==> flow/design.v <==
module s_axi_reg #(
    parameter DATA_WIDTH = 32,
    parameter ADDR_WIDTH = 32,
    parameter BRAM_QUANTITY = 6,
    parameter INTERNAL_ADDR_RANGE = 128,
    parameter ADDR_QUANTITY = 4
) (
    output logic [DATA_WIDTH * BRAM_QUANTITY - 1:0] m_bram_o,
    input                           clk,
    input                           areset,
    input  logic [ADDR_WIDTH - 1:0] awaddr_i,
    input  logic                    awvalid_i,
    output logic                    awready_o,
    input  logic [DATA_WIDTH - 1:0] wdata_i,
    input  logic [             3:0] wstrb_i,
    input  logic                    wvalid_i,
    output logic                    wready_o,
    input  logic [ADDR_WIDTH - 1:0] araddr_i,
    input  logic                    arvalid_i,
    output logic                    arready_o,
    output logic [DATA_WIDTH - 1:0] rdata_o,
    output logic                    rvalid_o,
    input  logic                    rready_i,
    output logic [             1:0] bresp_o,
    output logic                    bvalid_o,
    input  logic                    bready_i,
    input  logic [2:0] master_status_i,
    output logic       status_read_o,
    output logic       master_start_o
);
  logic [DATA_WIDTH - 1:0] BRAM[0 : BRAM_QUANTITY - 1];
  generate
    for (genvar j = 0; j < BRAM_QUANTITY; j++) begin : g_bram_o
      assign m_bram_o[j*DATA_WIDTH +: DATA_WIDTH] = BRAM[j];
    end
  endgenerate
  logic [ADDR_WIDTH - 1:0] write_addr;
  logic [ADDR_WIDTH - 1:0] read_addr;
  logic [DATA_WIDTH - 1:0] wdata_ff;
  logic [DATA_WIDTH - 1:0] rdata_ff;
  logic [             3:0] wstrb_ff;
  logic                    has_addr;
  logic                    has_data;
  logic                    awrite_handshake;
  logic                    write_handshake;
  logic                    resp_handshake;
  logic                    aread_handshake;
  logic                    read_handshake;
  logic                    awcorrect;
  logic                    can_write;
  logic [ADDR_WIDTH - 1:0] write_addr_index;
  assign awrite_handshake = awvalid_i && awready_o;
  assign aread_handshake = arvalid_i && arready_o;
  assign write_handshake = wvalid_i && wready_o;
  assign read_handshake = rvalid_o && rready_i;
  assign awcorrect = write_addr < BRAM_QUANTITY - 1;
  assign write_addr_index = write_addr;
  assign can_write = has_addr && has_data && awcorrect;
  assign rdata_o = rdata_ff;
  always_ff @(posedge clk or negedge areset) begin
    if (~areset) begin
      master_start_o <= '0;
    end else begin
      if (resp_handshake && write_addr == 0 && wdata_ff == 1) begin
        master_start_o <= 1;
      end
      if (master_start_o == 1) begin
        master_start_o <= 0;
      end
    end
  end
  always_ff @(posedge clk or negedge areset) begin
    if (~areset) begin
      awready_o <= 1;
    end else begin
      if (awrite_handshake) begin
        awready_o <= 0;
      end
      if (resp_handshake) begin
        awready_o <= 1;
      end
    end
  end
  always_ff @(posedge clk or negedge areset) begin
    if (~areset) begin
      arready_o <= 1;
    end else begin
      if (aread_handshake) begin
        arready_o <= 0;
      end
      if (read_handshake) begin
        arready_o <= 1;
      end
    end
  end
  always_ff @(posedge clk or negedge areset) begin
    if (~areset) begin
      write_addr <= 0;
    end else begin
      if(awrite_handshake) begin
        write_addr <= (awaddr_i[ADDR_QUANTITY * 4:0] >> 2);
      end
    end
  end
  assign read_addr = (araddr_i[ADDR_QUANTITY * 4:0] >> 2);
  always_ff @(posedge clk or negedge areset) begin
    if (~areset) begin
      wready_o <= 1;
    end else begin
      if (write_handshake) begin
        wready_o <= 0;
      end
      if (resp_handshake) begin
        wready_o <= 1;
      end
    end
  end
  always_ff @(posedge clk or negedge areset) begin
    if (~areset) begin
      rvalid_o <= 0;
    end else begin
      if (aread_handshake) begin
        rvalid_o <= 1;
      end
      if (read_handshake) begin
        rvalid_o <= 0;
      end
    end
  end
  always_ff @(posedge clk or negedge areset) begin
    if (~areset) begin
      wdata_ff <= 0;
      wstrb_ff <= 0;
    end else begin
      if (write_handshake) begin
        wdata_ff <= wdata_i;
        wstrb_ff <= wstrb_i;
      end
    end
  end
  generate
    for (genvar i = 0; i < BRAM_QUANTITY; i++) begin : g_bram
      always_ff @(posedge clk or negedge areset) begin
        if (~areset) begin
          BRAM[i] <= 0;
        end else begin
          if (can_write && write_addr_index == i) begin
            if (wstrb_ff[0] == 1) BRAM[i][7:0] <= wdata_ff[7:0];
            if (wstrb_ff[1] == 1) BRAM[i][(8*1)+7:(8*1)] <= wdata_ff[(8*1)+7:(8*1)];
            if (wstrb_ff[2] == 1) BRAM[i][(8*2)+7:(8*2)] <= wdata_ff[(8*2)+7:(8*2)];
            if (wstrb_ff[3] == 1) BRAM[i][(8*3)+7:(8*3)] <= wdata_ff[(8*3)+7:(8*3)];
          end
        end
      end
    end
  endgenerate
  always_ff @(posedge clk or negedge areset) begin
    if (~areset) begin
      rdata_ff <= 0;
    end else begin
      if (aread_handshake) begin
        rdata_ff <= read_addr < BRAM_QUANTITY - 1 ? BRAM[read_addr[2:0]] : DATA_WIDTH'(master_status_i);
      end
    end
  end
  assign status_read_o = aread_handshake && read_addr >= BRAM_QUANTITY - 1 ? 1 : 0;
  assign resp_handshake = bvalid_o && bready_i;
  always_ff @(posedge clk or negedge areset) begin
    if (~areset) begin
      bvalid_o <= 0;
    end else begin
      if (has_addr && has_data) begin
        bvalid_o <= 1;
      end
      if (resp_handshake) begin
        bvalid_o <= 0;
      end
    end
  end
  always_ff @(posedge clk or negedge areset) begin
    if (~areset) begin
      bresp_o <= 0;
    end else begin
      if (has_addr) begin
        bresp_o <= awcorrect ? 0 : 2;
      end
      if (resp_handshake) begin
        bresp_o <= 0;
      end
    end
  end
  always_ff @(posedge clk or negedge areset) begin
    if (~areset) begin
      has_addr <= 0;
    end else begin
      if (awrite_handshake) begin
        has_addr <= 1;
      end
      if (resp_handshake) begin
        has_addr <= 0;
      end
    end
  end
  always_ff @(posedge clk or negedge areset) begin
    if (~areset) begin
      has_data <= 0;
    end else begin
      if (write_handshake) begin
        has_data <= 1;
      end
      if (resp_handshake) begin
        has_data <= 0;
      end
    end
  end
endmodule
module m_axi_reg #(
    parameter DATA_WIDTH = 32,
    parameter ADDR_WIDTH = 32,
    parameter BRAM_QUANTITY = 6,
    parameter AWSIZE = (DATA_WIDTH >> 3)
) (
    input                           clk,
    input                           areset,
    input  logic [DATA_WIDTH * BRAM_QUANTITY - 1:0] bram_i,
    output logic [             3:0] awid_o,
    output logic [             7:0] awlen_o,
    output logic [             2:0] awsize_o,
    output logic [             1:0] awburst_o,
    output logic [ADDR_WIDTH - 1:0] awaddr_o,
    output logic                    awvalid_o,
    input  logic                    awready_i,
    output logic [             3:0] wid_o,
    output logic [DATA_WIDTH - 1:0] wdata_o,
    output logic [             3:0] wstrb_o,
    output logic                    wlast_o,
    output logic                    wvalid_o,
    input  logic                    wready_i,
    input  logic [             3:0] bid_i,
    input  logic [             1:0] bresp_i,
    input  logic                    bvalid_i,
    output logic                    bready_o,
    output logic [             2:0] master_status_o,
    input  logic                    status_read_i,
    input  logic                    master_start_i
);
  logic [DATA_WIDTH - 1:0]             current_burst_cnt;
  logic [DATA_WIDTH - 1:0]             burst_len;
  logic [             3:0] awid_ff;
  localparam ENABLED = 0, ADDR_W_0 = 1, ADDR_W_1 = 2, LENGTH = 3, INCR_STEP = 4, BTYPE = 5, STATUS = 6;
  logic [DATA_WIDTH - 1:0] BRAM [0 : BRAM_QUANTITY - 1];
  generate
    for (genvar j = 0; j < BRAM_QUANTITY; j++) begin : g_bram_i
      assign BRAM[j] = bram_i[j*DATA_WIDTH +: DATA_WIDTH];
    end
  endgenerate
  logic                     awrite_handshake;
  logic                     write_handshake;
  logic                     response_handshake;
  logic                     is_last_burst;
  logic [DATA_WIDTH - 1:0]  counter_ff;
  logic                     start_transaction;
  logic                     making_transaction;
  logic                     burst_processing;
  logic                     finished_transaction;
  logic                     enabled_last;
  assign awrite_handshake = awvalid_o && awready_i;
  assign write_handshake = wvalid_o && wready_i;
  assign response_handshake = bvalid_i && bready_o;
  assign is_last_burst = current_burst_cnt + 1 >= burst_len;
  assign awid_o = awid_ff;
  assign wid_o = awid_ff;
  always_ff @(posedge clk or negedge areset) begin
    if (~areset) begin
      master_status_o <= '0;
    end else begin
      if(status_read_i) begin
        master_status_o <= '0;
      end
      if(response_handshake) begin
        master_status_o <= { 1'b1, bresp_i };
      end
    end
  end
  always_ff @(posedge clk or negedge areset) begin
    if (~areset) begin
      awid_ff <= '0;
    end else begin
      if(finished_transaction) begin
        awid_ff <= awid_ff + 1;
      end
    end
  end
  assign start_transaction = master_start_i;
  always_ff @(posedge clk or negedge areset) begin
    if (~areset) begin
      making_transaction <= '0;
    end else begin
      if(start_transaction) begin
        making_transaction <= 1;
      end
      if(response_handshake) begin
        making_transaction <= 0;
      end
    end
  end
  always_ff @(posedge clk or negedge areset) begin
    if (~areset) begin
      finished_transaction <= '0;
    end else begin
      if(finished_transaction) begin
        finished_transaction <= 0;
      end
      if(response_handshake) begin
        finished_transaction <= 1;
      end
    end
  end
  always_ff @(posedge clk or negedge areset) begin
    if (~areset) begin
      burst_processing <= 0;
    end else begin
      if(awrite_handshake) begin
        burst_processing <= 1;
      end
      if(wlast_o && write_handshake) begin
        burst_processing <= 0;
      end
    end
  end
  always_ff @(posedge clk or negedge areset) begin
    if (~areset) begin
      awvalid_o <= '0;
    end else begin
      if(start_transaction && !making_transaction) begin
        awvalid_o <= 1;
      end
      if(awrite_handshake) begin
        awvalid_o <= 0;
      end
    end
  end
  assign awaddr_o = ADDR_WIDTH'({ BRAM[ADDR_W_1], BRAM[ADDR_W_0] });
  always_ff @(posedge clk or negedge areset) begin
    if (~areset) begin
      wvalid_o <= '0;
    end else begin
      if(burst_processing && !wvalid_o) 
        wvalid_o <= 1;
      if(write_handshake) 
        wvalid_o <= 0;
    end
  end
  always_ff @(posedge clk or negedge areset) begin
    if (~areset) begin
      wdata_o <= '0;
      wstrb_o <= '1;
    end else begin
      if(awrite_handshake) begin
        wdata_o <= counter_ff;
      end
      if(burst_processing && write_handshake) begin
        wdata_o <= counter_ff + BRAM[INCR_STEP];
      end
    end
  end
  always_ff @(posedge clk or negedge areset) begin
    if (~areset) begin
      bready_o <= '0;
    end else begin
      if(awrite_handshake) begin
        bready_o <= 1;
      end
      if(response_handshake) begin
        bready_o <= 0;
      end
    end
  end
  always_ff @(posedge clk or negedge areset) begin
    if (~areset) begin
      awburst_o <= 0;
      awsize_o <= 'b010;
    end else begin
      if(start_transaction)
      begin
        awburst_o <= 2'b01;
        awsize_o <= 3'b010;
      end
    end
  end
  always_ff @(posedge clk or negedge areset) begin
    if (~areset) begin
      awlen_o <= 0;
    end else begin
      if(start_transaction) begin
        awlen_o <= 8'((BRAM[LENGTH] / AWSIZE) - 1);
      end
    end
  end
  assign wlast_o = is_last_burst;
  assign burst_len = DATA_WIDTH'(awlen_o) + 1;
  always_ff @(posedge clk or negedge areset) begin
    if (~areset) begin
      current_burst_cnt <= 0;
    end else begin
      if(start_transaction && !making_transaction) begin
        current_burst_cnt <= 0;
      end
      if(burst_processing && write_handshake) begin
        if(is_last_burst) 
          current_burst_cnt <= 0;
        else 
          current_burst_cnt <= current_burst_cnt + 1;
      end
    end
  end
  always_ff @(posedge clk or negedge areset) begin
    if (~areset) begin
      counter_ff <= '0;
    end else begin
      if(burst_processing && write_handshake) begin
        counter_ff <= counter_ff + BRAM[INCR_STEP];
      end
      if(finished_transaction) begin
        counter_ff <= '0;
      end
    end
  end
endmodule
module master_top#(
    parameter DATA_WIDTH = 32,
    parameter ADDR_WIDTH = 32,
    parameter BRAM_QUANTITY = 6,
    parameter INTERNAL_ADDR_RANGE = 128
)(
    input                           clk,
    input                           areset,
    input  logic [             3:0] awid_i,
    input  logic [ADDR_WIDTH - 1:0] awaddr_i,
    input  logic                    awvalid_i,
    output logic                    awready_o,
    input  logic [             3:0] wid_i,
    input  logic [DATA_WIDTH - 1:0] wdata_i,
    input  logic [             3:0] wstrb_i,
    input  logic                    wlast_i,
    input  logic                    wvalid_i,
    output logic                    wready_o,
    input  logic [             3:0] arid_i,
    input  logic [ADDR_WIDTH - 1:0] araddr_i,
    input  logic                    arvalid_i,
    output logic                    arready_o,
    output logic [             3:0] rid_o,
    output logic [DATA_WIDTH - 1:0] rdata_o,
    output logic                    rlast_o,
    output logic                    rvalid_o,
    input  logic                    rready_i,
    output logic [             3:0] bid_o,
    output logic [             1:0] bresp_o,
    output logic                    bvalid_o,
    input  logic                    bready_i,
    output logic [             3:0] m_awid_o,
    output logic [             7:0] m_awlen_o,
    output logic [             2:0] m_awsize_o,
    output logic [             1:0] m_awburst_o,
    output logic [ADDR_WIDTH - 1:0] m_awaddr_o,
    output logic                    m_awvalid_o,
    input  logic                    m_awready_i,
    output logic [             3:0] m_wid_o,
    output logic [DATA_WIDTH - 1:0] m_wdata_o,
    output logic [             3:0] m_wstrb_o,
    output logic                    m_wlast_o,
    output logic                    m_wvalid_o,
    input  logic                    m_wready_i,
    input  logic [             3:0] m_bid_i,
    input  logic [             1:0] m_bresp_i,
    input  logic                    m_bvalid_i,
    output logic                    m_bready_o
);
wire [DATA_WIDTH * BRAM_QUANTITY - 1:0] m_bram;
assign rid_o   = 4'd0;
assign bid_o   = 4'd0;
assign rlast_o = 1'b1;
wire [             2:0] master_status;
wire                    master_start;
wire                    status_read;
s_axi_reg #(
    .DATA_WIDTH (DATA_WIDTH),
    .ADDR_WIDTH (ADDR_WIDTH),
    .BRAM_QUANTITY (BRAM_QUANTITY),
    .INTERNAL_ADDR_RANGE (INTERNAL_ADDR_RANGE)
) axi_slave_0
(
    .clk            (clk),
    .areset         (areset),
    .m_bram_o       (m_bram),
    .awaddr_i       (awaddr_i),
    .awvalid_i      (awvalid_i),
    .awready_o      (awready_o),
    .wdata_i        (wdata_i),
    .wstrb_i        (wstrb_i),
    .wvalid_i       (wvalid_i),
    .wready_o       (wready_o),
    .bresp_o        (bresp_o),
    .bvalid_o       (bvalid_o),
    .araddr_i       (araddr_i),
    .arvalid_i      (arvalid_i),
    .rready_i       (rready_i),
    .bready_i       (bready_i),
    .arready_o      (arready_o),
    .rvalid_o       (rvalid_o),
    .rdata_o        (rdata_o),
    .master_status_i(master_status),
    .status_read_o  (status_read),
    .master_start_o (master_start)
);
m_axi_reg #(
    .DATA_WIDTH (DATA_WIDTH),
    .ADDR_WIDTH (ADDR_WIDTH),
    .BRAM_QUANTITY (BRAM_QUANTITY)
) axi_master_0
(
    .clk            (clk),
    .areset         (areset),
    .bram_i         (m_bram),
    .awid_o         (m_awid_o),
    .awlen_o        (m_awlen_o),
    .awsize_o       (m_awsize_o),
    .awburst_o      (m_awburst_o),
    .awaddr_o       (m_awaddr_o),
    .awvalid_o      (m_awvalid_o),
    .awready_i      (m_awready_i),
    .wid_o          (m_wid_o),
    .wdata_o        (m_wdata_o),
    .wstrb_o        (m_wstrb_o),
    .wlast_o        (m_wlast_o),
    .wvalid_o       (m_wvalid_o),
    .wready_i       (m_wready_i),
    .bid_i          (m_bid_i),
    .bresp_i        (m_bresp_i),
    .bvalid_i       (m_bvalid_i),
    .bready_o       (m_bready_o),
    .master_status_o(master_status),
    .status_read_i  (status_read),
    .master_start_i (master_start)
);
endmodule
**Reports on master_top**

The steps from the RTL of master_top to its reports follow in flow order.
Lines are those of the file above, counted from 1.
Library cell names are shortened.
A cell with n/a has no value.

- Design top: master_top
- Clock: clk
- Cell library: sky130hd
- Timing corner: tt_025C_1v80

**After elaboration**

Source: Yosys, flattened and elaborated. Widths are those after wreduce. Registers that Yosys merges into a memory's read port (data or address) are not register bits. Print and check cells do not count. Equal cells are merged and count once.

- Order comparisons: 4
- Reduce/logical cells: 65
- Add/subtract/negate cells: 5
- Eq/ne operators: 11
- Muxes and demuxes: 41

Operator list:

| operator | count |
|---|---|
| 2-to-1 mux 32 bit | 8 |
| parallel mux 32 bit (select 6 bit) | 1 |
| AND reduction 2 bit | 24 |
| adder 32 x 1 -> 32 bit with constant B | 1 |
| == test 32 x 1 -> 1 bit with constant B | 1 |
| adder 32 bit | 1 |
| >= comparator 32 x 9 -> 1 bit | 1 |
| zero test 32 bit | 1 |
| == test 15 x 2 -> 1 bit with constant B | 2 |
| less-than comparator 15 x 3 -> 1 bit with constant B | 2 |
| == test 15 x 3 -> 1 bit with constant B | 2 |
| nonzero test 2 bit | 14 |
| 2-to-1 mux 1 bit | 27 |
| logical AND 1 bit | 23 |
| == test 15 x 1 -> 1 bit with constant B | 1 |
| >= comparator 15 x 3 -> 1 bit with constant B | 1 |
| adder 8 x 1 -> 9 bit with constant B | 1 |
| subtractor 8 x 1 -> 8 bit with constant B | 1 |
| == test 3 x 2 -> 1 bit with constant B | 2 |
| == test 3 bit with constant B | 2 |
| 2-to-1 mux 3 bit | 2 |
| 2-to-1 mux 2 bit | 3 |
| adder 4 x 1 -> 4 bit with constant B | 1 |
| == test 3 x 1 -> 1 bit with constant B | 1 |
| zero test 3 bit | 1 |
| zero test 1 bit | 2 |

- Cells after elaboration: 176
- Output and inout port bits: 141
- Bits of input ports: 129
- Register bits: 403

**Longest topological paths**

Depth = most cells in a row (Yosys ltp): at word level without a register or memory, in the mapped netlist without a sequential cell, where the memories' decode and read muxes count.

- Depth after elaboration: 5
- ABC_AREA: 0
- Gate-level depth with buffers: 13
- Gate-level depth less buffers: 12

**Netlist**

Yosys stat after the flow's synthesis: flattened, memories mapped to cells. It holds for the ABC_AREA given above (unset counts as 0); a run with the other value may have another netlist.

- Flip-flops: 402
- Mapped area: 19,313.5 sq um
- Sequential area: 10,063.4 sq um
- Buffers: 132
- Cell count: 1,743

Cell types:

| type | count | total area (sq um) |
|---|---|---|
| dfrtp_1 | 399 | 9.98E+03 |
| mux2_2 | 216 | 2.43E+03 |
| a21oi_1 | 130 | 650.624 |
| mux2i_1 | 64 | 640.614 |
| nand2_1 | 159 | 596.822 |
| ha_1 | 44 | 550.528 |
| o21ai_0 | 94 | 470.451 |
| clkbuf_1 | 101 | 379.114 |
| nor2_1 | 83 | 311.549 |
| xnor2_1 | 33 | 289.027 |
| and3_1 | 34 | 212.704 |
| xor2_1 | 23 | 201.443 |
| a22o_1 | 22 | 192.685 |
| buf_4 | 23 | 172.666 |
| a211oi_1 | 21 | 157.651 |
| o221ai_1 | 18 | 157.651 |
| a21o_1 | 19 | 142.637 |
| o31ai_1 | 19 | 142.637 |

Not listed: further types 57, cells in them 241.
The figures by module come from a second, unflattened synthesis with its own total; it is not the netlist above.

- Cells (unflattened synthesis): 1,782
- Area total of the unflattened synthesis: 20,023.0 sq um

Each row is one instance without its submodules.

Modules:

| module | area (sq um) | cells | times used | seq. area (sq um) |
|---|---|---|---|---|
| s_axi_reg | 12,426.9 | 943 | 1 | 7,110.6 |
| m_axi_reg | 7,521.0 | 828 | 1 | 2,952.8 |
| master_top | 75.1 | 11 | 1 | 0.0 |

**Timing after synthesis**

Source: OpenSTA report_checks on the synthesized netlist (no wires, ideal clock, input and output delay 20% of the period each), path of least setup slack; recovery checks are left aside. Register names are those of the netlist, which keeps one name where synthesis merged equal registers.

- Kind: reg-to-output
- From: register axi_master_0.current_burst_cnt[2]
- To: output m_wlast_o
- Required time: 6,400 ps
- Arrival: 2,672 ps
- Launch time at the first pin: 0 ps
- Driving pins on the path: 13
- Clock period: 8,000 ps
- Path delay: 2,672 ps
- External output delay: 1,600 ps
- Buffers on the path: 1
- Path slack: 3,728 ps
- Period reached after synthesis: 4,272 ps

"path delay" = arrival - input delay + setup time.
At an output port there is no setup time.
"driving pins on the path" counts driving pins, that of a launching flip-flop among them; a cell with two outputs on the path counts twice.
"period reached after synthesis" = period - worst setup slack (recovery checks aside). The figure is calculated, with input and output delays left at 20% of the set period.
Between the ends stands the longest chain of elaborated cells between them, by number of cells; it is not shown to be the way that was timed. Of several equally long chains one is given.
A line is the first line of the expression or statement that the cell stems from. Yosys adds cells for indexed reads and writes and turns some case tables into memories.
At most two assigning lines are given for a register; there are more.

- Cell sequence: dfrtp_1 -> and3_2 -> and3_1 -> clkbuf_1 -> nand2_1 -> xnor2_1 -> ha_1 -> a21o_1 -> a21oi_1 -> o2111ai_1 -> nor4_1 -> o211ai_1 -> or3_1
- Cells in the longest elaborated chain: 2
- Elaborated cells between the ends (all ways): 2
- Those cells by class: 1 x add/sub; 1 x compare

Ends and longest elaborated chain, post-synthesis:

| item | RTL line | text |
|---|---|---|
| start, declared | 247 | `logic [DATA_WIDTH - 1:0]             current_burst_cnt;` |
| start, assigned | 404 | `current_burst_cnt <= 0;` |
| start, assigned | 413 | `current_burst_cnt <= current_burst_cnt + 1;` |
| adder 32 x 1 -> 32 bit | 270 | `assign is_last_burst = current_burst_cnt + 1 >= burst_len;` |
| >= comparator 32 x 9 -> 1 bit | 270 |  |
| end, declared | 471 | `output logic                    m_wlast_o,` |

**Path in the finished layout**

Path of least setup slack in the final report of job 1 (OpenROAD, finished layout, wires in). Where an end is a register, its clock arrival counts in the times.
The report prints the path's times to 10 ps; the period is as set.

- Kind: reg-to-output
- From: register axi_master_0.current_burst_cnt[2]
- To: output m_wlast_o
- Path slack: 2,130 ps
- Required time: 6,400 ps
- External output delay: 1,600 ps
- Clock period: 8,000 ps
- Driving pins on the path: 13
- Arrival: 4,270 ps
- Buffers on the path: 1
- Launch time at the first pin: 570 ps

Between the ends stands the longest chain of elaborated cells between them, by number of cells; it is not shown to be the way that was timed. Of several equally long chains one is given.
At most two assigning lines are given for a register; there are more.

- Cell sequence: dfrtp_1 -> and3_2 -> and3_1 -> nand2_1 -> xnor2_1 -> ha_1 -> a21o_1 -> a21oi_1 -> o2111ai_1 -> nor4_1 -> o211ai_1 -> or3_1 -> clkdlybuf4s50_1
- Cells in the longest elaborated chain: 2
- Elaborated cells between the ends (all ways): 2
- Those cells by class: 1 x add/sub; 1 x compare

Ends and longest elaborated chain, post-layout:

| item | RTL line | text |
|---|---|---|
| start, declared | 247 | `logic [DATA_WIDTH - 1:0]             current_burst_cnt;` |
| start, assigned | 404 | `current_burst_cnt <= 0;` |
| start, assigned | 413 | `current_burst_cnt <= current_burst_cnt + 1;` |
| adder 32 x 1 -> 32 bit | 270 | `assign is_last_burst = current_burst_cnt + 1 >= burst_len;` |
| >= comparator 32 x 9 -> 1 bit | 270 |  |
| end, declared | 471 | `output logic                    m_wlast_o,` |

Record of 4 stored runs of the RTL-to-layout flow on master_top, platform sky130hd. The runs are unordered. Constraints: input delay and output delay 20% of the set period each, output load 0.01 pF.
"clock period achieved": clock period set for the run, less the worst setup slack. It is reckoned from that one timing run; input and output delays stay at 20% of the period that was set.
"worst path time" is the time allowed to the run's worst setup path (the clock period less input and output delay, where it has them) less its slack. Clock arrival times count: a late capture clock shortens it, a late launch clock lengthens it.
By "power" is meant OpenSTA's value without simulated activity: inputs other than the clock are taken to toggle once in ten clock periods, and the tool carries that through the logic.
"worst path time" is given in steps of 10 ps.

### Job 1

Settings: `ABC_AREA=0`, `CELL_PAD_IN_SITES_GLOBAL_PLACEMENT=0`, `CORE_ASPECT_RATIO=0.89`, `CORE_MARGIN=7`, `CORE_UTILIZATION=40`, `GPL_ROUTABILITY_DRIVEN=0`, `PLACE_DENSITY=0.46`, `TNS_END_PERCENT=65`, `period_ns=8.0`, `CAP_MARGIN=20`, `SLEW_MARGIN=20`

- Post-synthesis cell area: 19,313.5 sq um
- Total die area: 54,643.4 sq um
- Standard-cell area after routing: 23,221.0 sq um
- Utilization after layout: 49.0 %
- Setup slack of the worst path: 2,133 ps
- Total negative slack: 0 ps
- Post-route worst hold slack: 375 ps
- Power: 5,330 µW
- Clock period achieved: 5,867 ps
- Worst path time: 4,270 ps
- Worst path kind: reg-to-output

### Job 2

Settings: `CELL_PAD_IN_SITES_DETAIL_PLACEMENT=2`, `CELL_PAD_IN_SITES_GLOBAL_PLACEMENT=3`, `CORE_MARGIN=5`, `CORE_UTILIZATION=67`, `CTS_CLUSTER_SIZE=45`, `MAX_ROUTING_LAYER=met4`, `period_ns=6.53`, `CAP_MARGIN=20`, `SLEW_MARGIN=20`

Stopped before the end: placement reported GPL-0301.

### Job 3

Settings: `CELL_PAD_IN_SITES_GLOBAL_PLACEMENT=1`, `CORE_UTILIZATION=40`, `PLACE_DENSITY=0.6`, `TNS_END_PERCENT=65`, `period_ns=8.0`, `CAP_MARGIN=20`, `CORE_MARGIN=2`, `SLEW_MARGIN=20`

- Post-synthesis cell area: 19,313.5 sq um
- Total die area: 50,057.4 sq um
- Standard-cell area after routing: 23,268.6 sq um
- Utilization after layout: 48.7 %
- Setup slack of the worst path: 2,205 ps
- Total negative slack: 0 ps
- Post-route worst hold slack: 374 ps
- Power: 5,406 µW
- Clock period achieved: 5,795 ps
- Worst path time: 4,190 ps
- Worst path kind: reg-to-output

### Job 4

Settings: `CORE_UTILIZATION=40`, `PLACE_DENSITY=0.6`, `SETUP_SLACK_MARGIN=-0.54`, `period_ns=5.86`, `CAP_MARGIN=20`, `CORE_MARGIN=2`, `SLEW_MARGIN=20`

- Post-synthesis cell area: 19,313.5 sq um
- Total die area: 50,057.4 sq um
- Standard-cell area after routing: 23,246.0 sq um
- Utilization after layout: 48.7 %
- Setup slack of the worst path: 501 ps
- Total negative slack: 0 ps
- Post-route worst hold slack: 375 ps
- Power: 7,292 µW
- Clock period achieved: 5,359 ps
- Worst path time: 4,190 ps
- Worst path kind: reg-to-output
